==> flow/design.v <==
module counter_4_bit  
     (
         input  wire       clk          ,
         input  wire       rst          ,
         input  wire       enable       ,
		 output wire [3:0] count       
     );
reg [3:0] data ;
always @(posedge clk or negedge rst)
     begin
	     if(!rst)
	         begin			 
			     data <= 4'b0000 ; 	
			 end
	     else if (enable)
		     begin
                 data <= data + 4'b0001  ; 					     
	         end	
	 end
assign count =  data ;
endmodule
module ifft_add_sub  
     (
         input  wire  signed [15:0]  op_1       ,      
         input  wire  signed [15:0]  op_2       ,      
		 output wire  signed [15:0]  sum_out    ,      
		 output wire  signed [15:0]  sub_out           
     );
assign sum_out = op_1 + op_2 ;
assign sub_out = op_1 - op_2 ;
endmodule
module ifft_complex_multipier  
     (
         input  wire signed [15:0] op_1_real   ,
         input  wire signed [15:0] op_1_imag   ,
         input  wire signed [15:0] op_2_real   ,		 
         input  wire signed [15:0] op_2_imag   ,
         output wire signed [15:0] result_real ,
         output wire signed [15:0] result_imag 
     );
reg signed [31:0] op1r_x_op2r ;
reg signed [31:0] op1r_x_op2i ;
reg signed [31:0] op1i_x_op2r ;
reg signed [31:0] op1i_x_op2i ;
reg signed [31:0] o_r ;
reg signed [31:0] o_i ;
always @(*)
     begin	 
         op1r_x_op2r = op_1_real*op_2_real;  
         op1r_x_op2i = op_1_real*op_2_imag;  
         op1i_x_op2r = op_1_imag*op_2_real;  
         op1i_x_op2i = op_1_imag*op_2_imag; 
         o_r = op1r_x_op2r-op1i_x_op2i;  
         o_i = op1i_x_op2r+op1r_x_op2i;
	 end	 
assign result_real = o_r[25:10];
assign result_imag = o_i[25:10];
endmodule
module ifft_controller  
     (
         input  wire       clk               ,
         input  wire       rst               ,
         input  wire       enable            ,
		 input wire [3:0]  count             ,
         output reg        wr_enable_ram_3   ,
         output reg        wr_enable_ram_1_2 ,
         output reg        i_o_ctrl          ,       
		 output reg        ctrl              ,
         output reg        shift             ,
		 output reg        sel               ,       
		 output reg        count_en          ,       
		 output reg        done              ,    
		 output reg [3:0]  ram_1_rd_add      ,
         output reg [3:0]  ram_2_rd_add      ,
		 output reg [2:0]  ram_3_rd_add      ,
		 output reg [3:0]  ram_1_2_wr_add    ,
		 output reg [2:0]  ram_3_wr_add      ,
		 output reg [3:0]  rom_rd_add        
     );
localparam  [6:0] idle            = 7'b0000000,
                  phase_a         = 7'b0000001,
                  phase_b_1       = 7'b0000011,
                  phase_b_2       = 7'b0000010,
                  phase_b_3       = 7'b0000110,
                  phase_b_4       = 7'b0000111,
                  phase_b_5       = 7'b0000101,
                  phase_b_6       = 7'b0000100,
                  phase_b_7       = 7'b0001100,
                  phase_b_8       = 7'b0001101,
                  phase_b_9       = 7'b0001111,
                  phase_b_10      = 7'b0001110,
                  phase_b_11      = 7'b0001010,
                  phase_b_12      = 7'b0001011,
                  phase_b_13      = 7'b0001001,
                  phase_b_14      = 7'b0001000,
                  phase_b_15      = 7'b0011000,
                  phase_b_16      = 7'b0011001,
                  phase_c_1       = 7'b0011011,
                  phase_c_2       = 7'b0011010,
                  phase_c_3       = 7'b0011110,
                  phase_c_4       = 7'b0011111,
                  phase_c_5       = 7'b0011101,
                  phase_c_6       = 7'b0011100,
                  phase_c_7       = 7'b0010100,
                  phase_c_8       = 7'b0010101,
                  phase_c_9       = 7'b0010111,
                  phase_c_10      = 7'b0010110,
                  phase_c_11      = 7'b0010010,
                  phase_c_12      = 7'b0010011,
                  phase_c_13      = 7'b0010001,
                  phase_c_14      = 7'b0010000,
                  phase_c_15      = 7'b0110000,
                  phase_c_16      = 7'b0110001,
                  phase_d_1       = 7'b0110011,
                  phase_d_2       = 7'b0110010,
                  phase_d_3       = 7'b0110110,
                  phase_d_4       = 7'b0110111,
                  phase_d_5       = 7'b0110101,
                  phase_d_6       = 7'b0110100,
                  phase_d_7       = 7'b0111100,
                  phase_d_8       = 7'b0111101,
                  phase_d_9       = 7'b0111111,
                  phase_d_10      = 7'b0111110,
                  phase_d_11      = 7'b0111010,
                  phase_d_12      = 7'b0111011,
                  phase_d_13      = 7'b0111001,
                  phase_d_14      = 7'b0111000,
                  phase_d_15      = 7'b0101000,
                  phase_d_16      = 7'b0101001,
                  phase_e_1       = 7'b0101011,
                  phase_e_2       = 7'b0101010,
                  phase_e_3       = 7'b0101110,
                  phase_e_4       = 7'b0101111,
                  phase_e_5       = 7'b0101101,
                  phase_e_6       = 7'b0101100,
                  phase_e_7       = 7'b0100100,
                  phase_e_8       = 7'b0100101,
                  phase_e_9       = 7'b0100111,
                  phase_e_10      = 7'b0100110,
                  phase_e_11      = 7'b0100010,
                  phase_e_12      = 7'b0100011,
                  phase_e_13      = 7'b0100001,
                  phase_e_14      = 7'b0100000,
                  phase_e_15      = 7'b1100000,
                  phase_e_16      = 7'b1100001;	
reg         [6:0] current_state , next_state ;
always @(posedge clk or negedge rst)
     begin
	     if(!rst)
	         begin			 
			     current_state <= idle ; 	
			 end	    
	     else 
		     begin
			     current_state <= next_state ; 	
			 end 			 
	 end	 
always @(*)
     begin
         wr_enable_ram_3   = 1'b0 ;
         wr_enable_ram_1_2 = 1'b0 ;
         i_o_ctrl          = 1'b0 ;           
		 ctrl              = 1'b0 ;           
         shift             = 1'b0 ;
         count_en          = 1'b0 ;
		 sel               = 1'b0 ;           
		 done              = 1'b0 ;           
		 ram_1_rd_add      = 4'b0000 ;
         ram_2_rd_add      = 4'b0000 ;
		 ram_3_rd_add      = 3'b000  ;
		 ram_1_2_wr_add    = 4'b0000 ;
		 ram_3_wr_add      = 3'b000  ;
		 rom_rd_add        = 4'b0000  ;
	     case(current_state)
		     idle : 
			         begin
					     wr_enable_ram_3   = 1'b0 ;
					     wr_enable_ram_1_2 = 1'b0 ;
					     i_o_ctrl          = 1'b0 ;   
					     ctrl              = 1'b0 ;   
					     shift             = 1'b0 ;
					     count_en          = 1'b0 ;
					     sel               = 1'b0 ;   
					     done              = 1'b0 ;   
					     ram_1_rd_add      = 4'b0000 ;
					     ram_2_rd_add      = 4'b0000 ;
					     ram_3_rd_add      = 3'b000  ;
					     ram_1_2_wr_add    = 4'b0000 ;
					     ram_3_wr_add      = 3'b000  ;
						 rom_rd_add        = 4'b0000  ;
					 end
		     phase_a : 
			         begin
					     wr_enable_ram_1_2 = 1'b1 ;
					     i_o_ctrl          = 1'b1 ;   
					     shift             = 1'b1 ;
					     count_en          = 1'b1 ;
					     sel               = 1'b1 ;    
					 end					 
             phase_b_1 : 
			         begin
                         wr_enable_ram_3   = 1'b1 ;
                         wr_enable_ram_1_2 = 1'b1 ;  
                         ram_1_rd_add      = 4'b0000 ;
                         ram_2_rd_add      = 4'b1000 ;
                         ram_1_2_wr_add    = 4'b0000 ;
                         ram_3_wr_add      = 3'b000  ;
					 end
             phase_b_2 : 
			         begin
                         wr_enable_ram_3   = 1'b1 ;
                         wr_enable_ram_1_2 = 1'b1 ;  
                         ram_1_rd_add      = 4'b0001 ;
                         ram_2_rd_add      = 4'b1001 ;
                         ram_1_2_wr_add    = 4'b0001 ;
                         ram_3_wr_add      = 3'b001  ;
					 end
             phase_b_3 : 
			         begin
					     wr_enable_ram_3   = 1'b1 ;
						 wr_enable_ram_1_2 = 1'b1 ;  
						 ram_1_rd_add      = 4'b0010 ;
						 ram_2_rd_add      = 4'b1010 ;
						 ram_1_2_wr_add    = 4'b0010 ;
						 ram_3_wr_add      = 3'b010  ;
					 end
             phase_b_4 : 
			         begin
					     wr_enable_ram_3   = 1'b1 ;
						 wr_enable_ram_1_2 = 1'b1 ;  
						 ram_1_rd_add      = 4'b0011 ;
						 ram_2_rd_add      = 4'b1011 ;
						 ram_1_2_wr_add    = 4'b0011 ;
						 ram_3_wr_add      = 3'b011  ;
					 end
             phase_b_5 : 
			         begin
					     wr_enable_ram_3   = 1'b1 ;
						 wr_enable_ram_1_2 = 1'b1 ;  
						 ram_1_rd_add      = 4'b0100 ;
						 ram_2_rd_add      = 4'b1100 ;
						 ram_1_2_wr_add    = 4'b1000 ;
						 ram_3_wr_add      = 3'b100  ;
					 end
             phase_b_6 : 
			         begin
					     wr_enable_ram_3   = 1'b1 ;
						 wr_enable_ram_1_2 = 1'b1 ;  
						 ram_1_rd_add      = 4'b0101 ;
						 ram_2_rd_add      = 4'b1101 ;
						 ram_1_2_wr_add    = 4'b1001 ;
						 ram_3_wr_add      = 3'b101  ;					    
					 end
             phase_b_7 : 
			         begin						    
					     wr_enable_ram_3   = 1'b1 ;
						 wr_enable_ram_1_2 = 1'b1 ;  
						 ram_1_rd_add      = 4'b0110 ;
						 ram_2_rd_add      = 4'b1110 ;
						 ram_1_2_wr_add    = 4'b1010 ;
						 ram_3_wr_add      = 3'b110  ;					  		 
					 end
             phase_b_8 : 
			         begin
					     wr_enable_ram_3   = 1'b1 ;
						 wr_enable_ram_1_2 = 1'b1 ;  
						 ram_1_rd_add      = 4'b0111 ;
						 ram_2_rd_add      = 4'b1111 ;
						 ram_1_2_wr_add    = 4'b1011 ;
						 ram_3_wr_add      = 3'b111  ;	
					 end
             phase_b_9 : 
			         begin
						 wr_enable_ram_1_2 = 1'b1 ;
						 ctrl              = 1'b1 ;    
						 ram_3_rd_add      = 3'b000  ;
						 ram_1_2_wr_add    = 4'b0100 ;
						 rom_rd_add        = 4'b0000  ;
					 end
             phase_b_10 : 
			         begin
						 wr_enable_ram_1_2 = 1'b1 ;
						 ctrl              = 1'b1 ;    
						 ram_3_rd_add      = 3'b001  ;
						 ram_1_2_wr_add    = 4'b0101 ;
						 rom_rd_add        = 3'b001  ;
					 end
             phase_b_11 : 
			         begin
						 wr_enable_ram_1_2 = 1'b1 ;
						 ctrl              = 1'b1 ;    
						 ram_3_rd_add      = 3'b010  ;
						 ram_1_2_wr_add    = 4'b0110 ;
						 rom_rd_add        = 4'b0010  ;
					 end
             phase_b_12 : 
			         begin
						 wr_enable_ram_1_2 = 1'b1 ;
						 ctrl              = 1'b1 ;    
						 ram_3_rd_add      = 3'b011  ;
						 ram_1_2_wr_add    = 4'b0111 ;
						 rom_rd_add        = 4'b0011  ;
					 end
             phase_b_13 : 
			         begin
						 wr_enable_ram_1_2 = 1'b1 ;
						 ctrl              = 1'b1 ;    
						 ram_3_rd_add      = 3'b100  ;
						 ram_1_2_wr_add    = 4'b1100 ;
						 rom_rd_add        = 4'b0100  ;
					 end
             phase_b_14 : 
			         begin
						 wr_enable_ram_1_2 = 1'b1 ;
						 ctrl              = 1'b1 ;    
						 ram_3_rd_add      = 3'b101  ;
						 ram_1_2_wr_add    = 4'b1101 ;
						 rom_rd_add        = 4'b0101  ;				    
					 end
             phase_b_15 : 
			         begin
						 wr_enable_ram_1_2 = 1'b1 ;
						 ctrl              = 1'b1 ;    
						 ram_3_rd_add      = 3'b110  ;
						 ram_1_2_wr_add    = 4'b1110 ;
						 rom_rd_add        = 4'b0110  ;	
					 end
             phase_b_16 : 
			         begin
						 wr_enable_ram_1_2 = 1'b1 ;
						 ctrl              = 1'b1 ;    
						 ram_3_rd_add      = 3'b111  ;
						 ram_1_2_wr_add    = 4'b1111 ;
						 rom_rd_add        = 4'b0111  ;	
					 end
             phase_c_1 : 
			         begin
                         wr_enable_ram_3   = 1'b1 ;
                         wr_enable_ram_1_2 = 1'b1 ;  
                         ram_1_rd_add      = 4'b0000 ;
                         ram_2_rd_add      = 4'b1000 ;
                         ram_1_2_wr_add    = 4'b0000 ;
                         ram_3_wr_add      = 3'b000  ;					     
					 end
             phase_c_2 : 
			         begin
                         wr_enable_ram_3   = 1'b1 ;
                         wr_enable_ram_1_2 = 1'b1 ;  
                         ram_1_rd_add      = 4'b0001 ;
                         ram_2_rd_add      = 4'b1001 ;
                         ram_1_2_wr_add    = 4'b0001 ;
                         ram_3_wr_add      = 3'b001  ;						    
					 end
             phase_c_3 : 
			         begin
                         wr_enable_ram_3   = 1'b1 ;
                         wr_enable_ram_1_2 = 1'b1 ;  
                         ram_1_rd_add      = 4'b0010 ;
                         ram_2_rd_add      = 4'b1010 ;
                         ram_1_2_wr_add    = 4'b1000 ;
                         ram_3_wr_add      = 3'b010  ;						    
					 end
             phase_c_4 : 
			         begin
                         wr_enable_ram_3   = 1'b1 ;
                         wr_enable_ram_1_2 = 1'b1 ;  
                         ram_1_rd_add      = 4'b0011 ;
                         ram_2_rd_add      = 4'b1011 ;
                         ram_1_2_wr_add    = 4'b1001 ;
                         ram_3_wr_add      = 3'b011  ;
					 end
             phase_c_5 :                                           
			         begin
						 wr_enable_ram_1_2 = 1'b1 ;
						 ctrl              = 1'b1 ;    
						 ram_3_rd_add      = 3'b000  ;
						 ram_1_2_wr_add    = 4'b0010 ;
						 rom_rd_add        = 4'b1000  ;						    
					 end
             phase_c_6 : 
			         begin
						 wr_enable_ram_1_2 = 1'b1 ;
						 ctrl              = 1'b1 ;    
						 ram_3_rd_add      = 3'b001  ;
						 ram_1_2_wr_add    = 4'b0011 ;
						 rom_rd_add        = 4'b1001  ;						    
					 end
             phase_c_7 : 
			         begin
						 wr_enable_ram_1_2 = 1'b1 ;
						 ctrl              = 1'b1 ;    
						 ram_3_rd_add      = 3'b010  ;
						 ram_1_2_wr_add    = 4'b1010 ;
						 rom_rd_add        = 4'b1010  ;						    
					 end
             phase_c_8 : 
			         begin
						 wr_enable_ram_1_2 = 1'b1 ;
						 ctrl              = 1'b1 ;    
						 ram_3_rd_add      = 3'b011  ;
						 ram_1_2_wr_add    = 4'b1011 ;
						 rom_rd_add        = 4'b1011  ;						    
					 end
             phase_c_9 :                                   
			         begin
                         wr_enable_ram_3   = 1'b1 ;
                         wr_enable_ram_1_2 = 1'b1 ;  
                         ram_1_rd_add      = 4'b0100 ;
                         ram_2_rd_add      = 4'b1100 ;
                         ram_1_2_wr_add    = 4'b0100 ;
                         ram_3_wr_add      = 3'b000  ;					    
					 end
             phase_c_10 : 
			         begin
                         wr_enable_ram_3   = 1'b1 ;
                         wr_enable_ram_1_2 = 1'b1 ;  
                         ram_1_rd_add      = 4'b0101 ;
                         ram_2_rd_add      = 4'b1101 ;
                         ram_1_2_wr_add    = 4'b0101 ;
                         ram_3_wr_add      = 3'b001  ;						    
					 end
             phase_c_11 : 
			         begin
                         wr_enable_ram_3   = 1'b1 ;
                         wr_enable_ram_1_2 = 1'b1 ;  
                         ram_1_rd_add      = 4'b0110 ;
                         ram_2_rd_add      = 4'b1110 ;
                         ram_1_2_wr_add    = 4'b1100 ;
                         ram_3_wr_add      = 3'b010  ;						    
					 end
             phase_c_12 : 
			         begin
                         wr_enable_ram_3   = 1'b1 ;
                         wr_enable_ram_1_2 = 1'b1 ;  
                         ram_1_rd_add      = 4'b0111 ;
                         ram_2_rd_add      = 4'b1111 ;
                         ram_1_2_wr_add    = 4'b1101 ;
                         ram_3_wr_add      = 3'b011  ;						    
					 end
             phase_c_13 : 
			         begin
						 wr_enable_ram_1_2 = 1'b1 ;
						 ctrl              = 1'b1 ;    
						 ram_3_rd_add      = 3'b000  ;
						 ram_1_2_wr_add    = 4'b0110 ;
						 rom_rd_add        = 4'b1000  ;							    
					 end
             phase_c_14 : 
			         begin
						 wr_enable_ram_1_2 = 1'b1 ;
						 ctrl              = 1'b1 ;    
						 ram_3_rd_add      = 3'b001  ;
						 ram_1_2_wr_add    = 4'b0111 ;
						 rom_rd_add        = 4'b1001  ;						    
					 end
             phase_c_15 : 
			         begin
						 wr_enable_ram_1_2 = 1'b1 ;
						 ctrl              = 1'b1 ;    
						 ram_3_rd_add      = 3'b010  ;
						 ram_1_2_wr_add    = 4'b1110 ;
						 rom_rd_add        = 4'b1010  ;						    
					 end
             phase_c_16 : 
			         begin
						 wr_enable_ram_1_2 = 1'b1 ;
						 ctrl              = 1'b1 ;    
						 ram_3_rd_add      = 3'b011  ;
						 ram_1_2_wr_add    = 4'b1111 ;
						 rom_rd_add        = 4'b1011  ;						    
					 end
             phase_d_1 :                                        
			         begin
                         wr_enable_ram_3   = 1'b1 ;
                         wr_enable_ram_1_2 = 1'b1 ;  
                         ram_1_rd_add      = 4'b0000 ;
                         ram_2_rd_add      = 4'b1000 ;
                         ram_1_2_wr_add    = 4'b0000 ;
                         ram_3_wr_add      = 3'b000  ;
					 end
             phase_d_2 : 
			         begin
                         wr_enable_ram_3   = 1'b1 ;
                         wr_enable_ram_1_2 = 1'b1 ;  
                         ram_1_rd_add      = 4'b0001 ;
                         ram_2_rd_add      = 4'b1001 ;
                         ram_1_2_wr_add    = 4'b1000 ;
                         ram_3_wr_add      = 3'b001  ;					    
					 end
             phase_d_3 : 
			         begin
						 wr_enable_ram_1_2 = 1'b1 ;
						 ctrl              = 1'b1 ;    
						 ram_3_rd_add      = 3'b000  ;
						 ram_1_2_wr_add    = 4'b0001;
						 rom_rd_add        = 4'b1100  ;						    
					 end
             phase_d_4 : 
			         begin
						 wr_enable_ram_1_2 = 1'b1 ;
						 ctrl              = 1'b1 ;    
						 ram_3_rd_add      = 3'b001  ;
						 ram_1_2_wr_add    = 4'b1001 ;
						 rom_rd_add        = 4'b1101  ;						    
					 end
             phase_d_5 :                                          
			         begin
					     wr_enable_ram_3   = 1'b1 ;
						 wr_enable_ram_1_2 = 1'b1 ;  
						 ram_1_rd_add      = 4'b0010 ;
						 ram_2_rd_add      = 4'b1010 ;
						 ram_1_2_wr_add    = 4'b0010 ;
						 ram_3_wr_add      = 3'b000  ;	 
					 end
             phase_d_6 : 
			         begin
					     wr_enable_ram_3   = 1'b1 ;
						 wr_enable_ram_1_2 = 1'b1 ;  
						 ram_1_rd_add      = 4'b0011 ;
						 ram_2_rd_add      = 4'b1011 ;
						 ram_1_2_wr_add    = 4'b1010 ;
						 ram_3_wr_add      = 3'b001  ;						    					  		 
					 end
             phase_d_7 : 
			         begin
						 wr_enable_ram_1_2 = 1'b1 ;
						 ctrl              = 1'b1 ;    
						 ram_3_rd_add      = 3'b000 ;
						 ram_1_2_wr_add    = 4'b0011 ;
						 rom_rd_add        = 4'b1100  ;						    
					 end
             phase_d_8 : 
			         begin
						 wr_enable_ram_1_2 = 1'b1 ;
						 ctrl              = 1'b1 ;    
						 ram_3_rd_add      = 3'b001 ;
						 ram_1_2_wr_add    = 4'b1011 ;
						 rom_rd_add        = 4'b1101  ;						    					  		 
					 end
             phase_d_9 :                                              
			         begin
					     wr_enable_ram_3   = 1'b1 ;
						 wr_enable_ram_1_2 = 1'b1 ;  
						 ram_1_rd_add      = 4'b0100 ;
						 ram_2_rd_add      = 4'b1100 ;
						 ram_1_2_wr_add    = 4'b0100 ;
						 ram_3_wr_add      = 3'b000  ;						    
					 end
             phase_d_10 : 
			         begin
					     wr_enable_ram_3   = 1'b1 ;
						 wr_enable_ram_1_2 = 1'b1 ;  
						 ram_1_rd_add      = 4'b0101 ;
						 ram_2_rd_add      = 4'b1101 ;
						 ram_1_2_wr_add    = 4'b1100 ;
						 ram_3_wr_add      = 3'b001  ;					    
					 end
             phase_d_11 : 
			         begin
						 wr_enable_ram_1_2 = 1'b1 ;
						 ctrl              = 1'b1 ;    
						 ram_3_rd_add      = 3'b000 ;
						 ram_1_2_wr_add    = 4'b0101 ;
						 rom_rd_add        = 4'b1100  ;						    
					 end
             phase_d_12 : 
			         begin
						 wr_enable_ram_1_2 = 1'b1 ;
						 ctrl              = 1'b1 ;    
						 ram_3_rd_add      = 3'b001 ;
						 ram_1_2_wr_add    = 4'b1101 ;
						 rom_rd_add        = 4'b1101  ;	
					 end
             phase_d_13 :                                          
			         begin
					     wr_enable_ram_3   = 1'b1 ;
						 wr_enable_ram_1_2 = 1'b1 ;  
						 ram_1_rd_add      = 4'b0110 ;
						 ram_2_rd_add      = 4'b1110 ;
						 ram_1_2_wr_add    = 4'b0110 ;
						 ram_3_wr_add      = 3'b000  ;						    					  		 
					 end
             phase_d_14 : 
			         begin
					     wr_enable_ram_3   = 1'b1 ;
						 wr_enable_ram_1_2 = 1'b1 ;  
						 ram_1_rd_add      = 4'b0111 ;
						 ram_2_rd_add      = 4'b1111 ;
						 ram_1_2_wr_add    = 4'b1110 ;
						 ram_3_wr_add      = 3'b001  ;						    					  		 
					 end
             phase_d_15 : 
			         begin
						 wr_enable_ram_1_2 = 1'b1 ;
						 ctrl              = 1'b1 ;    
						 ram_3_rd_add      = 3'b000 ;
						 ram_1_2_wr_add    = 4'b0111 ;
						 rom_rd_add        = 4'b1100  ;						    
					 end
             phase_d_16 : 
			         begin
						 wr_enable_ram_1_2 = 1'b1 ;
						 ctrl              = 1'b1 ;    
						 ram_3_rd_add      = 3'b001 ;
						 ram_1_2_wr_add    = 4'b1111 ;
						 rom_rd_add        = 4'b1101  ;						    					  		 
					 end
             phase_e_1 :                                                     
			         begin
					     wr_enable_ram_3   = 1'b1 ;
						 ram_1_rd_add      = 4'b0000 ;
						 ram_2_rd_add      = 4'b1000 ;
						 ram_3_wr_add      = 3'b000  ;
						 done              = 1'b1 ;						 
					 end
             phase_e_2 : 
			         begin
						 ctrl              = 1'b1 ;    
						 ram_3_rd_add      = 3'b000 ;
						 rom_rd_add        = 4'b1110  ;	
						 done              = 1'b1 ;						 
					 end
             phase_e_3 : 
			         begin
					     wr_enable_ram_3   = 1'b1 ;
						 ram_1_rd_add      = 4'b0001 ;
						 ram_2_rd_add      = 4'b1001 ;
						 ram_3_wr_add      = 3'b000  ;	
						 done              = 1'b1 ;						 
					 end
             phase_e_4 : 
			         begin
						 ctrl              = 1'b1 ;    
						 ram_3_rd_add      = 3'b000 ;
						 rom_rd_add        = 4'b1110  ;	
						 done              = 1'b1 ;						 
					 end
             phase_e_5 : 
			         begin
					     wr_enable_ram_3   = 1'b1 ;
						 ram_1_rd_add      = 4'b0010 ;
						 ram_2_rd_add      = 4'b1010 ;
						 ram_3_wr_add      = 3'b000  ;	
						 done              = 1'b1 ;						 
					 end
             phase_e_6 : 
			         begin
						 ctrl              = 1'b1 ;    
						 ram_3_rd_add      = 3'b000 ;
						 rom_rd_add        = 4'b1110  ;	
						 done              = 1'b1 ;						 
					 end
             phase_e_7 : 
			         begin
					     wr_enable_ram_3   = 1'b1 ;
						 ram_1_rd_add      = 4'b0011 ;
						 ram_2_rd_add      = 4'b1011;
						 ram_3_wr_add      = 3'b000  ;	
						 done              = 1'b1 ;						 
					 end
             phase_e_8 : 
			         begin
						 ctrl              = 1'b1 ;    
						 ram_3_rd_add      = 3'b000 ;
						 rom_rd_add        = 4'b1110  ;	
						 done              = 1'b1 ;						 
					 end
             phase_e_9 : 
			         begin
					     wr_enable_ram_3   = 1'b1 ;
						 ram_1_rd_add      = 4'b0100 ;
						 ram_2_rd_add      = 4'b1100 ;
						 ram_3_wr_add      = 3'b000  ;	
						 done              = 1'b1 ;						 
					 end
             phase_e_10 : 
			         begin
						 ctrl              = 1'b1 ;    
						 ram_3_rd_add      = 3'b000 ;
						 rom_rd_add        = 4'b1110  ;	
						 done              = 1'b1 ;						 
					 end
             phase_e_11 : 
			         begin
					     wr_enable_ram_3   = 1'b1 ;
						 ram_1_rd_add      = 4'b0101 ;
						 ram_2_rd_add      = 4'b1101 ;
						 ram_3_wr_add      = 3'b000  ;	
						 done              = 1'b1 ;						 
					 end
             phase_e_12 : 
			         begin
						 ctrl              = 1'b1 ;    
						 ram_3_rd_add      = 3'b000 ;
						 rom_rd_add        = 4'b1110  ;	
						 done              = 1'b1 ;						 
					 end
             phase_e_13 : 
			         begin
					     wr_enable_ram_3   = 1'b1 ;
						 ram_1_rd_add      = 4'b0110 ;
						 ram_2_rd_add      = 4'b1110 ;
						 ram_3_wr_add      = 3'b000  ;	
						 done              = 1'b1 ;						 
					 end
             phase_e_14 : 
			         begin
						 ctrl              = 1'b1 ;    
						 ram_3_rd_add      = 3'b000 ;
						 rom_rd_add        = 4'b1110  ;	
						 done              = 1'b1 ;						 
					 end
             phase_e_15 : 
			         begin
					     wr_enable_ram_3   = 1'b1 ;
						 ram_1_rd_add      = 4'b0111 ;
						 ram_2_rd_add      = 4'b1111 ;
						 ram_3_wr_add      = 3'b000  ;	
						 done              = 1'b1 ;			
						 done              = 1'b1 ;						 
					 end
             phase_e_16 : 
			         begin
						 ctrl              = 1'b1 ;    
						 ram_3_rd_add      = 3'b000 ;
						 rom_rd_add        = 4'b1110  ;
						 done              = 1'b1 ;						 
					 end				 
             default :
			 	     begin
					     wr_enable_ram_3   = 1'b0 ;
					     wr_enable_ram_1_2 = 1'b0 ;
					     i_o_ctrl          = 1'b0 ;   
					     ctrl              = 1'b0 ;   
					     shift             = 1'b0 ;
					     count_en          = 1'b0 ;
					     sel               = 1'b0 ;   
					     done              = 1'b0 ;   
					     ram_1_rd_add      = 4'b0000 ;
					     ram_2_rd_add      = 4'b0000 ;
					     ram_3_rd_add      = 3'b000  ;
					     ram_1_2_wr_add    = 4'b0000 ;
					     ram_3_wr_add      = 3'b000  ;
					     rom_rd_add        = 3'b000  ;
					 end						 
		 endcase
     end		 
always @(*)
     begin
	     case(current_state)
		     idle : 
			         begin
					     if (enable==1'b1)
					         begin
					 	  	     next_state = phase_a ;			 							 
					         end
					     else 
						     begin
							     next_state = idle ;							 							 
							 end					 
					 end
		     phase_a : 
			         begin
					     if (count == 4'b1111)
					         begin
					 	  	     next_state = phase_b_1 ;			 	  					 
					         end
					     else 
						     begin
							     next_state = phase_a ;							 							 
							 end					 
					 end					 
             phase_b_1 : 
			         begin
					 	 next_state = phase_b_2 ;			 							 
					 end
             phase_b_2 : 
			         begin
					 	 next_state = phase_b_3 ;			 							 
					 end
             phase_b_3 : 
			         begin
					 	 next_state = phase_b_4 ;			 							 
					 end
             phase_b_4 : 
			         begin
					 	 next_state = phase_b_5 ;			 							 
					 end
             phase_b_5 : 
			         begin
					 	 next_state = phase_b_6 ;			 							 
					 end
             phase_b_6 : 
			         begin
					 	 next_state = phase_b_7 ;			 							 
					 end
             phase_b_7 : 
			         begin
					 	 next_state = phase_b_8 ;			 							 
					 end
             phase_b_8 : 
			         begin
					 	 next_state = phase_b_9 ;			 							 
					 end
             phase_b_9 : 
			         begin
					 	 next_state = phase_b_10 ;			 							 
					 end
             phase_b_10 : 
			         begin
					 	 next_state = phase_b_11 ;			 							 
					 end
             phase_b_11 : 
			         begin
					 	 next_state = phase_b_12 ;			 							 
					 end
             phase_b_12 : 
			         begin
					 	 next_state = phase_b_13 ;			 							 
					 end
             phase_b_13 : 
			         begin
					 	 next_state = phase_b_14 ;			 							 
					 end
             phase_b_14 : 
			         begin
					 	 next_state = phase_b_15 ;			 							 
					 end
             phase_b_15 : 
			         begin
					 	 next_state = phase_b_16 ;			 							 
					 end
             phase_b_16 : 
			         begin
					 	 next_state = phase_c_1 ;		                 							 
					 end
             phase_c_1 : 
			         begin
					 	 next_state = phase_c_2 ;			 							 
					 end
             phase_c_2 : 
			         begin
					 	 next_state = phase_c_3 ;			 							 
					 end
             phase_c_3 : 
			         begin
					 	 next_state = phase_c_4 ;			 							 
					 end
             phase_c_4 : 
			         begin
					 	 next_state = phase_c_5 ;			 							 
					 end
             phase_c_5 : 
			         begin
					 	 next_state = phase_c_6 ;			 							 
					 end
             phase_c_6 : 
			         begin
					 	 next_state = phase_c_7 ;			 							 
					 end
             phase_c_7 : 
			         begin
					 	 next_state = phase_c_8 ;			 							 
					 end
             phase_c_8 : 
			         begin
					 	 next_state = phase_c_9 ;			 							 
					 end
             phase_c_9 : 
			         begin
					 	 next_state = phase_c_10 ;			 							 
					 end
             phase_c_10 : 
			         begin
					 	 next_state = phase_c_11 ;			 							 
					 end
             phase_c_11 : 
			         begin
					 	 next_state = phase_c_12 ;			 							 
					 end
             phase_c_12 : 
			         begin
					 	 next_state = phase_c_13 ;			 							 
					 end
             phase_c_13 : 
			         begin
					 	 next_state = phase_c_14 ;			 							 
					 end
             phase_c_14 : 
			         begin
					 	 next_state = phase_c_15 ;			 							 
					 end
             phase_c_15 : 
			         begin
					 	 next_state = phase_c_16 ;			 							 
					 end
             phase_c_16 : 
			         begin
					 	 next_state = phase_d_1 ;			 							 
					 end
             phase_d_1 : 
			         begin
					 	 next_state = phase_d_2 ;			 							 
					 end
             phase_d_2 : 
			         begin
					 	 next_state = phase_d_3 ;			 							 
					 end
             phase_d_3 : 
			         begin
					 	 next_state = phase_d_4 ;			 							 
					 end
             phase_d_4 : 
			         begin
					 	 next_state = phase_d_5 ;			 							 
					 end
             phase_d_5 : 
			         begin
					 	 next_state = phase_d_6 ;			 							 
					 end
             phase_d_6 : 
			         begin
					 	 next_state = phase_d_7 ;			 							 
					 end
             phase_d_7 : 
			         begin
					 	 next_state = phase_d_8 ;			 							 
					 end
             phase_d_8 : 
			         begin
					 	 next_state = phase_d_9 ;			 							 
					 end
             phase_d_9 : 
			         begin
					 	 next_state = phase_d_10 ;			 							 
					 end
             phase_d_10 : 
			         begin
					 	 next_state = phase_d_11 ;			 							 
					 end
             phase_d_11 : 
			         begin
					 	 next_state = phase_d_12 ;			 							 
					 end
             phase_d_12 : 
			         begin
					 	 next_state = phase_d_13 ;			 							 
					 end
             phase_d_13 : 
			         begin
					 	 next_state = phase_d_14 ;			 							 
					 end
             phase_d_14 : 
			         begin
					 	 next_state = phase_d_15 ;			 							 
					 end
             phase_d_15 : 
			         begin
					 	 next_state = phase_d_16 ;			 							 
					 end
             phase_d_16 : 
			         begin
					 	 next_state = phase_e_1 ;			 							 
					 end
             phase_e_1 : 
			         begin
					 	 next_state = phase_e_2 ;			 							 
					 end
             phase_e_2 : 
			         begin
					 	 next_state = phase_e_3 ;			 							 
					 end
             phase_e_3 : 
			         begin
					 	 next_state = phase_e_4 ;			 							 
					 end
             phase_e_4 : 
			         begin
					 	 next_state = phase_e_5 ;			 							 
					 end
             phase_e_5 : 
			         begin
					 	 next_state = phase_e_6 ;			 							 
					 end
             phase_e_6 : 
			         begin
					 	 next_state = phase_e_7 ;			 							 
					 end
             phase_e_7 : 
			         begin
					 	 next_state = phase_e_8 ;			 							 
					 end
             phase_e_8 : 
			         begin
					 	 next_state = phase_e_9 ;			 							 
					 end
             phase_e_9 : 
			         begin
					 	 next_state = phase_e_10 ;			 							 
					 end
             phase_e_10 : 
			         begin
					 	 next_state = phase_e_11 ;			 							 
					 end
             phase_e_11 : 
			         begin
					 	 next_state = phase_e_12 ;			 							 
					 end
             phase_e_12 : 
			         begin
					 	 next_state = phase_e_13 ;			 							 
					 end
             phase_e_13 : 
			         begin
					 	 next_state = phase_e_14 ;			 							 
					 end
             phase_e_14 : 
			         begin
					 	 next_state = phase_e_15 ;			 							 
					 end
             phase_e_15 : 
			         begin
					 	 next_state = phase_e_16 ;			 							 
					 end
             phase_e_16 : 
			         begin
					 	 next_state = idle ;			 							 
					 end					 
             default :
			 	     begin
				         next_state = idle ;			 							 
					 end						 
		 endcase
	 end			 
endmodule
module ifft_mux  
     (
         input  wire [15:0] in_0,
         input  wire [15:0] in_1,
         input  wire        sel ,
         output reg  [15:0] out 
     );
always @(*)
     begin
	     case(sel)
			 2'b0:  
			     begin
				     out = in_0;
				 end
			 2'b1:  
			     begin
				     out = in_1;
				 end
         endcase		 
	 end	 
endmodule
module ifft_mux_add  
     (
         input  wire [3:0] in_0,
         input  wire [3:0] in_1,
         input  wire        sel ,
         output reg  [3:0] out 
     );
always @(*)
     begin
	     case(sel)
			 2'b0:  
			     begin
				     out = in_0;
				 end
			 2'b1:  
			     begin
				     out = in_1;
				 end
         endcase		 
	 end	 
endmodule
module ifft_p2s  
     (
	     input   wire           clk      ,
	     input   wire           rst      ,
	     input   wire           wr_en    ,
	     input   wire           shift    ,
		 input   wire  [3:0]    count    ,   
         input   wire  [15:0]   in_0     ,
         input   wire  [15:0]   in_1     ,
         input   wire  [15:0]   in_2     ,
         input   wire  [15:0]   in_3     ,
         input   wire  [15:0]   in_4     ,
         input   wire  [15:0]   in_5     ,
         input   wire  [15:0]   in_6     ,
         input   wire  [15:0]   in_7     ,
         input   wire  [15:0]   in_8     ,
         input   wire  [15:0]   in_9     ,
         input   wire  [15:0]   in_10    ,
         input   wire  [15:0]   in_11    ,
		 output  wire  [15:0]   data_out     
     );
reg    [15:0] r_0     ;
reg    [15:0] r_1     ;
reg    [15:0] r_2     ;
reg    [15:0] r_3     ;
reg    [15:0] r_4     ;
reg    [15:0] r_5     ;
reg    [15:0] r_6     ;
reg    [15:0] r_7     ;
reg    [15:0] r_8     ;
reg    [15:0] r_9     ;
reg    [15:0] r_10    ;
reg    [15:0] r_11    ;
always @(posedge clk or negedge rst )
     begin
	     if(!rst)
		     begin
			     r_0   <= 16'h0000;
				 r_1   <= 16'h0000;
				 r_2   <= 16'h0000;
				 r_3   <= 16'h0000;
				 r_4   <= 16'h0000;
				 r_5   <= 16'h0000;
				 r_6   <= 16'h0000;
				 r_7   <= 16'h0000;
				 r_8   <= 16'h0000;
				 r_9   <= 16'h0000;
				 r_10  <= 16'h0000;
				 r_11  <= 16'h0000;
			 end
         else if(shift)
		     begin         
			     r_0   <= r_1      ;
			     r_1   <= r_2      ;
			     r_2   <= r_3      ;
			     r_3   <= r_4      ;
			     r_4   <= r_5      ;
			     r_5   <= r_6      ;
			     r_6   <= r_7      ;
			     r_7   <= r_8      ;
			     r_8   <= r_9      ;
			     r_9   <= r_10     ;
			     r_10  <= r_11     ;
			     r_11  <= 16'h0000 ;
             end			 
	     else if(wr_en) 
		     begin
 			     r_0   <= in_0 ;
			     r_1   <= in_1 ;
			     r_2   <= in_2 ;
			     r_3   <= in_3 ;
			     r_4   <= in_4 ;
			     r_5   <= in_5 ;
			     r_6   <= in_6 ;
			     r_7   <= in_7 ;
			     r_8   <= in_8 ;
			     r_9   <= in_9 ;
			     r_10  <= in_10;
			     r_11  <= in_11;	
			 end	
	 end	 
assign data_out = r_0 ;
endmodule
module ifft_ram  
    #( 
	     parameter DATA_WIDTH = 16, 
	     parameter ADDR_WIDTH = 4, 
	     parameter DEPTH      = 16
     )
     (
         input   wire                        clk                       ,
         input   wire                        rst                       ,
         input   wire                        wr_en                     ,
         input   wire  [ADDR_WIDTH-1:0]      rd_add                    ,
         input   wire  [ADDR_WIDTH-1:0]      wr_add                    ,
		   input   wire  [DATA_WIDTH-1:0]      data_in                   ,
		   output  wire   [DATA_WIDTH-1:0]      data_out                  
     );
reg   [DATA_WIDTH-1:0] mem [2**ADDR_WIDTH-1:0];
always @(posedge clk )
     begin
         if(wr_en) 
		     begin
 			     mem[wr_add] <= data_in ;
			 end				 
	 end	 
			assign	  data_out  = mem [rd_add] ;
endmodule
module ifft_tf_rom  
     (
         input  wire  [3 :0]   rd_add    ,
		 output reg   [15:0]   data_out_imag ,
		 output reg   [15:0]   data_out_real
     );
always @(*)
     begin
	     case(rd_add)
             4'b0000: data_out_imag=16'b0000000000000000;     
             4'b0001: data_out_imag=16'b0000000110000111;     
             4'b0010: data_out_imag=16'b0000001011010100;     
             4'b0011: data_out_imag=16'b0000001110110010;     
             4'b0100: data_out_imag=16'b0000010000000000;     
             4'b0101: data_out_imag=16'b0000001110110010;     
             4'b0110: data_out_imag=16'b0000001011010100;     
             4'b0111: data_out_imag=16'b0000000110000111;     
             4'b1000: data_out_imag=16'b0000000000000000;     
             4'b1001: data_out_imag=16'b0000001011010100;     
             4'b1010: data_out_imag=16'b0000010000000000;     
             4'b1011: data_out_imag=16'b0000001011010100;     
             4'b1100: data_out_imag=16'b0000000000000000;     
             4'b1101: data_out_imag=16'b0000010000000000;     
             4'b1110: data_out_imag=16'b0000000000000000;     
			 default: data_out_imag=16'b0000000000000000;     
         endcase    
	 end
always @(*)
     begin
	     case(rd_add)
             4'b0000: data_out_real=16'b0000010000000000;     
             4'b0001: data_out_real=16'b0000001110110010;     
             4'b0010: data_out_real=16'b0000001011010100;     
             4'b0011: data_out_real=16'b0000000110000111;     
             4'b0100: data_out_real=16'b0000000000000000;     
             4'b0101: data_out_real=16'b1111111001111000;     
             4'b0110: data_out_real=16'b1111110100101011;     
             4'b0111: data_out_real=16'b1111110001001101;     
             4'b1000: data_out_real=16'b0000010000000000;     
             4'b1001: data_out_real=16'b0000001011010100;     
             4'b1010: data_out_real=16'b0000000000000000;     
             4'b1011: data_out_real=16'b1111110100101011;     
             4'b1100: data_out_real=16'b0000010000000000;     
             4'b1101: data_out_real=16'b0000000000000000;     
             4'b1110: data_out_real=16'b0000010000000000;     
			 default: data_out_real=16'b0000000000000000;     
         endcase    
	 end
endmodule
module ifft_top 
     (
         input   wire           clk           ,                 
         input   wire           rst           ,                 
		 input   wire           ifft_enable   ,                 
		 input   wire  [15:0]   in_0_real     ,                 
         input   wire  [15:0]   in_1_real     ,                 
         input   wire  [15:0]   in_2_real     ,                 
         input   wire  [15:0]   in_3_real     ,                 
         input   wire  [15:0]   in_4_real     ,                 
         input   wire  [15:0]   in_5_real     ,                 
         input   wire  [15:0]   in_6_real     ,                 
         input   wire  [15:0]   in_7_real     ,                 
         input   wire  [15:0]   in_8_real     ,                 
         input   wire  [15:0]   in_9_real     ,                 
         input   wire  [15:0]   in_10_real    ,                 
         input   wire  [15:0]   in_11_real    ,                 
		 input   wire  [15:0]   in_0_imag     ,                 
         input   wire  [15:0]   in_1_imag     ,                 
         input   wire  [15:0]   in_2_imag     ,                 
         input   wire  [15:0]   in_3_imag     ,                 
         input   wire  [15:0]   in_4_imag     ,                 
         input   wire  [15:0]   in_5_imag     ,                 
         input   wire  [15:0]   in_6_imag     ,                 
         input   wire  [15:0]   in_7_imag     ,                 
         input   wire  [15:0]   in_8_imag     ,                 
         input   wire  [15:0]   in_9_imag     ,                 
         input   wire  [15:0]   in_10_imag    ,                 
         input   wire  [15:0]   in_11_imag    ,                 
		 output  wire  [15:0]   ifft_out_real ,                 
		 output  wire  [15:0]   ifft_out_imag ,                 
		 output  wire           finish                          
     );
wire [15:0] w_1 ;                                           
wire [15:0] w_2 ;                                           
wire [15:0] w_3 ;                                           
wire [15:0] w_4 ;                                           
wire [15:0] w_5 ;                                           
wire [15:0] w_6 ;                                           
wire [15:0] w_7 ;                                           
wire [15:0] w_8 ;                                           
wire [15:0] w_9 ;                                           
wire [15:0] w_10 ;                                          
wire [15:0] w_11;                                           
wire [15:0] w_12 ;                                          
wire [15:0] w_13;                                           
wire [15:0] w_14 ;                                          
wire [15:0] w_15;                                           
wire [15:0] w_16 ;                                          
wire [15:0] w_17;                                           
wire [15:0] w_18 ;                                          
wire [15:0] w_19;                                           
wire [15:0] w_20 ;                                          
wire [3:0]  wr_add_ram_1_2;                                 
wire [3:0]  wr_add_ctrl ;                                   
wire [3:0]  count ;                                         
wire [3:0]  ram_1_rd_add ;                                  
wire [3:0]  ram_2_rd_add ;                                  
wire [3:0]  rom_rd_add   ;                                  
wire [2:0]  ram_3_rd_add ;                                  
wire [2:0]  ram_3_wr_add ;                                  
wire        shift ;                                         
wire        sel ;                                           
wire        ctrl ;                                          
wire        count_en ;                                      
wire        wr_enable_ram_3  ;                              
wire        wr_enable_ram_1_2;                              
wire        i_o_ctrl ;                                      
ifft_controller  control_unit
     (
         .clk               (clk) ,
         .rst               (rst) ,
         .enable            (ifft_enable) ,
		 .count             (count) ,
         .wr_enable_ram_3   (wr_enable_ram_3) ,
         .wr_enable_ram_1_2 (wr_enable_ram_1_2) ,
         .i_o_ctrl          (i_o_ctrl) ,       
		 .ctrl              (ctrl) ,
         .shift             (shift) ,
		 .sel               (sel) ,            
		 .count_en          (count_en) ,       
		 .done              (finish) ,      
		 .ram_1_rd_add      (ram_1_rd_add) ,
         .ram_2_rd_add      (ram_2_rd_add) ,
		 .ram_3_rd_add      (ram_3_rd_add) ,
		 .ram_1_2_wr_add    (wr_add_ctrl) ,
		 .ram_3_wr_add      (ram_3_wr_add) ,
		 .rom_rd_add        (rom_rd_add) 
     );
ifft_add_sub   butterfly_real 
     (
         .op_1    (w_9)   ,      
         .op_2    (w_11)  ,      
		 .sum_out (w_17)  ,      
		 .sub_out (w_18)         
     );
ifft_add_sub   butterfly_imag 
     (
         .op_1    (w_10)  ,      
         .op_2    (w_12)  ,      
		 .sum_out (w_19)  ,      
		 .sub_out (w_20)         
     );
ifft_complex_multipier  complex_multipier
     (
         .op_1_real   (w_13),
         .op_1_imag   (w_14),
         .op_2_real   (w_7),		 
         .op_2_imag   (w_8),
         .result_real (w_15),
         .result_imag (w_16)
     );
ifft_tf_rom  rom_tf
     (
         .rd_add        (rom_rd_add),
		 .data_out_imag (w_8),
		 .data_out_real (w_7)
     );
ifft_ram   
    #( 
	     .DATA_WIDTH(16) , 
	     .ADDR_WIDTH(4 ) , 
	     .DEPTH     (16) 
     )
	 ram_1_real
     (
         .clk       (clk)   ,
         .rst       (rst)   ,
         .wr_en     (wr_enable_ram_1_2)   ,
         .rd_add    (ram_1_rd_add)   ,
         .wr_add    (wr_add_ram_1_2)   ,
		 .data_in   (w_3)   ,
		 .data_out  (w_9)   
     );
ifft_ram   
    #( 
	     .DATA_WIDTH(16) , 
	     .ADDR_WIDTH(4 ) , 
	     .DEPTH     (16) 
     )
	 ram_1_imag
     (
         .clk       (clk)   ,
         .rst       (rst)   ,
         .wr_en     (wr_enable_ram_1_2)   ,
         .rd_add    (ram_1_rd_add)   ,
         .wr_add    (wr_add_ram_1_2)   ,
		 .data_in   (w_4)   ,
		 .data_out  (w_10)   
     );
ifft_ram   
    #( 
	     .DATA_WIDTH(16) , 
	     .ADDR_WIDTH(4 ) , 
	     .DEPTH     (16) 
     )
	 ram_2_real
     (
         .clk       (clk)   ,
         .rst       (rst)   ,
         .wr_en     (wr_enable_ram_1_2)   ,
         .rd_add    (ram_2_rd_add)   ,
         .wr_add    (wr_add_ram_1_2)   ,
		 .data_in   (w_3)   ,
		 .data_out  (w_11)   
     );
ifft_ram   
    #( 
	     .DATA_WIDTH(16) , 
	     .ADDR_WIDTH(4 ) , 
	     .DEPTH     (16) 
     )
	 ram_2_imag
     (
         .clk       (clk)   ,
         .rst       (rst)   ,
         .wr_en     (wr_enable_ram_1_2)   ,
         .rd_add    (ram_2_rd_add)   ,
         .wr_add    (wr_add_ram_1_2)   ,
		 .data_in   (w_4)   ,
		 .data_out  (w_12)   
     );
ifft_ram   
    #( 
	     .DATA_WIDTH(16) , 
	     .ADDR_WIDTH(3 ) , 
	     .DEPTH     (16) 
     )
	 ram_3_real
     (
         .clk       (clk)   ,
         .rst       (rst)   ,
         .wr_en     (wr_enable_ram_3)   ,
         .rd_add    (ram_3_rd_add)   ,
         .wr_add    (ram_3_wr_add)   ,
		 .data_in   (w_18)   ,
		 .data_out  (w_13)   
     );
ifft_ram   
    #( 
	     .DATA_WIDTH(16) , 
	     .ADDR_WIDTH(3 ) , 
	     .DEPTH     (16) 
     )
	 ram_3_imag
     (
         .clk       (clk)   ,
         .rst       (rst)   ,
         .wr_en     (wr_enable_ram_3)   ,
         .rd_add    (ram_3_rd_add)   ,
         .wr_add    (ram_3_wr_add)   ,
		 .data_in   (w_20)   ,
		 .data_out  (w_14)   
     );
ifft_p2s  p2s_real
     (
	     .clk      (clk),
	     .rst      (rst),
	     .wr_en    (ifft_enable),
	     .shift    (shift),
		 .count    (count),   
         .in_0     (in_0_real ),
         .in_1     (in_1_real ),
         .in_2     (in_2_real ),
         .in_3     (in_3_real ),
         .in_4     (in_4_real ),
         .in_5     (in_5_real ),
         .in_6     (in_6_real ),
         .in_7     (in_7_real ),
         .in_8     (in_8_real ),
         .in_9     (in_9_real ),
         .in_10    (in_10_real),
         .in_11    (in_11_real),
		 .data_out (w_1)    
     );
ifft_p2s  p2s_imag
     (
	     .clk      (clk),
	     .rst      (rst),
	     .wr_en    (ifft_enable),
	     .shift    (shift),
		 .count    (count),   
         .in_0     (in_0_imag ),
         .in_1     (in_1_imag ),
         .in_2     (in_2_imag ),
         .in_3     (in_3_imag ),
         .in_4     (in_4_imag ),
         .in_5     (in_5_imag ),
         .in_6     (in_6_imag ),
         .in_7     (in_7_imag ),
         .in_8     (in_8_imag ),
         .in_9     (in_9_imag ),
         .in_10    (in_10_imag),
         .in_11    (in_11_imag),
		 .data_out (w_2)    
     );
counter_4_bit  counter_phase_a
     (
         .clk      (clk)         ,
         .rst      (rst)         ,
         .enable   (count_en)    ,
		 .count    (count)   
     );
ifft_mux_add   wr_address_mux_ram_1
     (
         .in_0 (wr_add_ctrl) ,
         .in_1 (count) ,
         .sel  (sel) ,
         .out  (wr_add_ram_1_2)
     );
ifft_mux  input_mux_real
     (
         .in_0 (w_5),
         .in_1 (w_1),
         .sel  (i_o_ctrl),
         .out  (w_3)
     );
ifft_mux  input_mux_imag
     (
         .in_0 (w_6),
         .in_1 (w_2),
         .sel  (i_o_ctrl),
         .out  (w_4)
     );	 
ifft_mux  ctrl_mux_real
     (
         .in_0 (w_17),
         .in_1 (w_15),
         .sel  (ctrl),
         .out  (w_5)
     );
ifft_mux  ctrl_mux_imag
     (
         .in_0 (w_19),
         .in_1 (w_16),
         .sel  (ctrl),
         .out  (w_6)
     );	 
assign ifft_out_real = w_3 ;                                           
assign ifft_out_imag = w_4 ;                                           
endmodule
Step by step through the tools: ifft_top

The steps from the RTL of ifft_top to its reports follow in flow order.
Line numbers count from 1 in the design file above.
Library cell names are shortened.
The mark -- stands for no value.

Top module: ifft_top
Clock port: clk
Standard-cell library: sky130hd
Corner: tt_025C_1v80

Elaborated design

Counts by Yosys on the flattened word-level netlist (proc, flatten, opt, wreduce; memories kept). Register bits leave out memories and registers merged into their read ports (data or address). Print and check cells are left out.
Yosys's memory passes give these memory sizes; they may raise the number of words (mostly to a power of two), join words into wider ones and drop unused or constant bits.

ROM bits: 4,128
Bits in writable memories: 1,280
Output and inout bits: 33
Memories: 9
Bits in registers: 395
Word-level cells: 180

Memory list:

| memory          | words | bits a word | rd ports | write ports | line | text |
| (no name shown) | 128   | 29          | 1        | 0           | 174  | `case(current_state)` |
| (no name shown) | 16    | 16          | 1        | 0           | 1215 | `case(rd_add)` |
| ram_1_imag.mem  | 16    | 16          | 1        | 1           | 1176 | `reg   [DATA_WIDTH-1:0] mem [2**ADDR_WIDTH-1:0];` |
| ram_1_real.mem  | 16    | 16          | 1        | 1           | 1176 |  |
| ram_2_imag.mem  | 16    | 16          | 1        | 1           | 1176 |  |
| ram_2_real.mem  | 16    | 16          | 1        | 1           | 1176 |  |

Further memories, not shown: 3.

Mux-type cells: 64
$add $sub $neg: 7
Reduce/logical cells: 2
Multiply operators: 4
Equality and inequality tests: 65
Bitwise operators: 3

Operators with widths:

| operator                                     | number |
| multiplier 16 x 16 -> 26 bit                 | 4 |
| 2-to-1 mux 16 bit                            | 52 |
| case mux 7 bit (select 65 bit)               | 1 |
| equality test 7 x 6 -> 1 bit with constant B | 32 |
| case mux 16 bit (select 2 bit)               | 4 |
| equality test 7 x 5 -> 1 bit with constant B | 16 |
| equality test 7 x 4 -> 1 bit with constant B | 8 |
| adder 16 bit                                 | 2 |
| subtractor 16 bit                            | 2 |
| equality test 7 x 3 -> 1 bit with constant B | 4 |
| adder 26 bit                                 | 1 |
| subtractor 26 bit                            | 1 |
| equality test 7 x 2 -> 1 bit with constant B | 2 |
| case mux 4 bit (select 2 bit)                | 1 |
| equality test 7 x 1 -> 1 bit with constant B | 1 |
| equality test 7 bit with constant B          | 1 |
| logical NOT 7 bit                            | 1 |
| adder 4 x 1 -> 4 bit with constant B         | 1 |
| equality test 4 bit with constant B          | 1 |
| 2-to-1 mux 4 bit                             | 1 |
| inverter 1 bit                               | 3 |
| 2-to-1 mux 3 bit                             | 1 |
| 2-to-1 mux 1 bit                             | 3 |
| nonzero test 2 bit                           | 1 |
| 2-to-1 mux 2 bit                             | 1 |

Longest topological paths

Longest topological path by Yosys (ltp), each cell counted once; first at word level (registers and memories cut), then after technology mapping (sequential cells cut; the memories' decode and read muxes count).

Depth after elaboration: 5
ABC_AREA: 0
Depth in mapped cells: 48

After synthesis

The flow's flattened synthesis, as Yosys stat reports it; memories are mapped. The netlist is that of the ABC_AREA named above (0 if unset); the other value can give another one.

Buffer cells: 404
Mapped area: 80,702.4 um2
Sequential area: 32,946.6 um2
Cell count: 7,677
Flip-flops: 1,163

Cell types:

| type     | number |
| edfxtp_1 | 768 |
| fa_1     | 764 |
| dfrtp_1  | 395 |
| mux2i_1  | 503 |
| ha_1     | 390 |
| nand2_1  | 1,167 |
| inv_1    | 1,041 |
| o21ai_0  | 479 |
| nor2_1   | 528 |
| nand3_1  | 360 |
| clkbuf_1 | 335 |
| xnor2_1  | 132 |
| a21oi_1  | 127 |
| or2_2    | 93 |
| mux2_2   | 39 |
| xor2_1   | 40 |
| a21o_1   | 43 |
| nand2b_1 | 51 |

Other cell types: 63; their cells: 422.
By module: a second synthesis without flattening, with its own total; a netlist apart from the flattened one above.

Cells (unflattened synthesis): 8,164
Area (unflattened synthesis): 106,332.0 um2

Rows give one instance, submodules left out.

Modules:

| module                 | times used | area (um2) | cells |
| ifft_ram               | 4          | 9,721.8    | 416 |
| ifft_complex_multipier | 1          | 33,216.9   | 3,639 |
| ifft_p2s               | 2          | 8,838.5    | 815 |
| ifft_ram               | 2          | 4,973.5    | 198 |
| ifft_add_sub           | 2          | 1,562.7    | 219 |
| ifft_controller        | 1          | 1,724.2    | 239 |
| ifft_mux               | 4          | 249.0      | 18 |
| ifft_tf_rom            | 1          | 553.0      | 71 |
| counter_4_bit          | 1          | 160.2      | 11 |
| ifft_mux_add           | 1          | 45.0       | 4 |
| ifft_top               | 1          | 0.0        | 0 |

Path before layout

Source: OpenSTA report_checks on the synthesized netlist (no wires, ideal clock, input and output delay 20% of the period each), path of least setup slack; recovery checks are left aside. Register names are those of the netlist, which keeps one name where synthesis merged equal registers.

Kind: register -> output
Start point: reg control_unit.current_state[1]
End point: out ifft_out_real[14]
Data arrival time: 10.963 ns
External output delay: 2.720 ns
Setup slack: -0.083 ns
Clock period: 13.6 ns
Data required time: 10.880 ns
Delay of the path: 10.963 ns
Stages on the path: 45
Synthesis period reached: 13.683 ns

"delay of the path" is the arrival time less input delay plus setup time.
A path that ends at an output port has no setup time.
"stages on the path" counts driving pins, that of a launching flip-flop among them; a cell with two outputs on the path counts twice.
"synthesis period reached" is the clock period less the worst setup slack; recovery checks do not enter. This is arithmetic on one report: input and output delays are still those of the set period (20% each).
Between the ends stands the longest chain of elaborated cells between them, by number of cells; it is not shown to be the way that was timed. Of several equally long chains one is given.
Each line given opens the expression or statement behind the cell; cells for indexed reads and writes are added by Yosys, which also makes memories of some case tables.
The chain passes a memory read, where the word-level depth is cut; so it can be longer than that depth.

Path through: dfrtp_1 > clkbuf_1 > inv_1 > ha_1 > clkbuf_1 > nand2b_1 > a311oi_1 > a211oi_4 > buf_2 > buf_4 > buf_4 > buf_2 > clkbuf_1 > ha_1 > clkbuf_1 > nand2_1 > o22a_1 > nor2_1 > [... 9 more ...] > fa_1 > fa_1 > fa_1 > fa_1 > inv_1 > fa_1 > inv_1 > ha_1 > nand3_1 > nor2_1 > a21oi_1 > nand2_1 > o21bai_2 > a221oi_2 > o21ai_1 > xor2_1 > mux2i_1 > a21oi_1
Cells in the longest elaborated chain: 6
Elaborated cells between the ends (all ways): 15
RTL lines with such cells: 9
Those cells by class: add/sub: 2; mul: 2; mux: 2; logic: 2; memory: 7

RTL lines, path post-synthesis:

| item                                        | line | text |
| from (decl)                                 | 146  | `reg         [6:0] current_state , next_state ;` |
| from (assign)                               | 151  | `current_state <= idle ;` |
| from (assign)                               | 155  | `current_state <= next_state ;` |
| memory (128 x 29 bit)                       | 174  | `case(current_state)` |
| memory (8 x 16 bit)                         | 1176 | `reg   [DATA_WIDTH-1:0] mem [2**ADDR_WIDTH-1:0];` |
| multiplier 16 x 16 -> 26 bit                | 49   | `op1r_x_op2r = op_1_real*op_2_real;` |
| subtractor 26 bit                           | 53   | `o_r = op1r_x_op2r-op1i_x_op2i;` |
| case mux 16 bit (select 2 bit) (2 in a row) | 1045 | `case(sel)` |
| to (decl)                                   | 1264 | `output wire [15:0] ifft_out_real ,` |

Path in the finished layout

Path of least setup slack in the final report of stored run 1 (OpenROAD, finished layout, wires in). Where an end is a register, its clock arrival counts in the times.

Kind: register -> output
Start point: reg control_unit.current_state[1]
End point: out ifft_out_imag[15]
Setup slack: -0.99 ns
Data arrival time: 11.31 ns
External output delay: 2.58 ns
Clock period: 12.9 ns
Data required time: 10.32 ns
Stages on the path: 45

Between the ends stands the longest chain of elaborated cells between them, by number of cells; it is not shown to be the way that was timed. Of several equally long chains one is given.
The chain passes a memory read, where the word-level depth is cut; so it can be longer than that depth.

Path through: dfrtp_2 > clkbuf_16 > inv_12 > ha_4 > clkbuf_16 > nand2b_4 > a311oi_4 > a211oi_4 > buf_12 > buf_12 > buf_12 > buf_12 > buf_12 > clkbuf_16 > ha_4 > o21ai_2 > a311oi_4 > clkbuf_8 > [... 9 more ...] > fa_1 > fa_1 > fa_1 > ha_4 > a21o_1 > a21o_4 > a211oi_4 > buf_6 > o31ai_4 > a31oi_4 > o21ai_2 > o22ai_2 > o21bai_2 > xnor2_2 > nand2_1 > o211ai_1 > buf_4 > buf_6
Cells in the longest elaborated chain: 6
Elaborated cells between the ends (all ways): 15
RTL lines with such cells: 9
Those cells by class: add/sub: 2; mul: 2; mux: 2; logic: 2; memory: 7

RTL lines, path after layout:

| item                                        | line | text |
| from (decl)                                 | 146  | `reg         [6:0] current_state , next_state ;` |
| from (assign)                               | 151  | `current_state <= idle ;` |
| from (assign)                               | 155  | `current_state <= next_state ;` |
| memory (128 x 29 bit)                       | 174  | `case(current_state)` |
| memory (8 x 16 bit)                         | 1176 | `reg   [DATA_WIDTH-1:0] mem [2**ADDR_WIDTH-1:0];` |
| multiplier 16 x 16 -> 26 bit                | 51   | `op1i_x_op2r = op_1_imag*op_2_real;` |
| adder 26 bit                                | 54   | `o_i = op1i_x_op2r+op1r_x_op2i;` |
| case mux 16 bit (select 2 bit) (2 in a row) | 1045 | `case(sel)` |
| to (decl)                                   | 1265 | `output wire [15:0] ifft_out_imag ,` |

==> runs of ifft_top <==
Design ifft_top on sky130hd. What follows are 2 stored runs of the flow, each under its own settings; their order means nothing. The constraints put input and output delay at 20% of the set period each and load the outputs with 0.01 pF.
"period reached" means the clock period less the worst setup slack. The figure is calculated, with input and output delays left at 20% of the set period.
By "critical path time" is meant the share of the clock period that the worst setup path is allowed (20% is reserved at inputs, 20% at outputs), minus its slack. Clock arrival times at its registers enter into it.

## Stored run 1

==> flow/run.sh <==
#!/bin/bash
# the make line also repeats the synthesis and layout settings of config.mk as NAME=value (left out here)
make -C /OpenROAD-flow-scripts/flow DESIGN_CONFIG=/design/flow/config.mk WORK_HOME=/design/flow/orfs CLKGATE_MAP_FILE= finish
==> flow/config.mk <==
export PLATFORM = sky130hd
export DESIGN_NAME = ifft_top
export DESIGN_NICKNAME = ifft_top
export VERILOG_FILES = /design/flow/design.v
export SDC_FILE = /design/flow/constraint.sdc
export NUM_CORES = 4
export LEC_CHECK = 0
export CAP_MARGIN = 20
export CELL_PAD_IN_SITES_GLOBAL_PLACEMENT = 1
export CORE_ASPECT_RATIO = 1.12
export CORE_MARGIN = 2
export CORE_UTILIZATION = 60
export CTS_CLUSTER_SIZE = 65
export GPL_ROUTABILITY_DRIVEN = 0
export GPL_TIMING_DRIVEN = 0
export MAX_ROUTING_LAYER = met5
export MIN_ROUTING_LAYER = met1
export SETUP_SLACK_MARGIN = 2.65
export SLEW_MARGIN = 15
export TNS_END_PERCENT = 100
==> flow/constraint.sdc <==
create_clock -name core_clock -period 12.9 [get_ports {clk}]
set_input_delay 2.5800 -clock core_clock [delete_from_list [all_inputs] [get_ports {clk}]]
set_output_delay 2.5800 -clock core_clock [all_outputs]
set_load 0.01 [all_outputs]

| result of stored run 1 | value |
|---|---|
| critical path time | 11.31 ns |
| worst path kind | register -> output |
| synthesized cell area | 80,702.4 um2 |
| setup slack of the worst path | -0.995 ns |
| standard-cell area after routing | 98,189.2 um2 |
| period reached | 13.895 ns |
| area of the die | 137,459.0 um2 |

## Stored run 2

==> flow/run.sh <==
#!/bin/bash
# the make line also repeats the synthesis and layout settings of config.mk as NAME=value (left out here)
make -C /OpenROAD-flow-scripts/flow DESIGN_CONFIG=/design/flow/config.mk WORK_HOME=/design/flow/orfs CLKGATE_MAP_FILE= finish
==> flow/config.mk <==
export PLATFORM = sky130hd
export DESIGN_NAME = ifft_top
export DESIGN_NICKNAME = ifft_top
export VERILOG_FILES = /design/flow/design.v
export SDC_FILE = /design/flow/constraint.sdc
export NUM_CORES = 4
export LEC_CHECK = 0
export CAP_MARGIN = 20
export CELL_PAD_IN_SITES_DETAIL_PLACEMENT = 2
export CELL_PAD_IN_SITES_GLOBAL_PLACEMENT = 1
export CORE_ASPECT_RATIO = 1.12
export CORE_MARGIN = 2
export CORE_UTILIZATION = 38
export CTS_CLUSTER_DIAMETER = 183
export CTS_CLUSTER_SIZE = 65
export GPL_ROUTABILITY_DRIVEN = 1
export GPL_TIMING_DRIVEN = 0
export MAX_ROUTING_LAYER = met4
export MIN_ROUTING_LAYER = met2
export PLACE_DENSITY = 0.57
export SETUP_SLACK_MARGIN = 0.51
export SLEW_MARGIN = 0
export TNS_END_PERCENT = 100
==> flow/constraint.sdc <==
create_clock -name core_clock -period 12.3 [get_ports {clk}]
set_input_delay 2.4600 -clock core_clock [delete_from_list [all_inputs] [get_ports {clk}]]
set_output_delay 2.4600 -clock core_clock [all_outputs]
set_load 0.01 [all_outputs]

| result of stored run 2 | value |
|---|---|
| critical path time | 11.87 ns |
| worst path kind | register -> output |
| synthesized cell area | 80,702.4 um2 |
| setup slack of the worst path | -2.032 ns |
| standard-cell area after routing | 98,037.8 um2 |
| period reached | 14.332 ns |
| area of the die | 216,084.0 um2 |
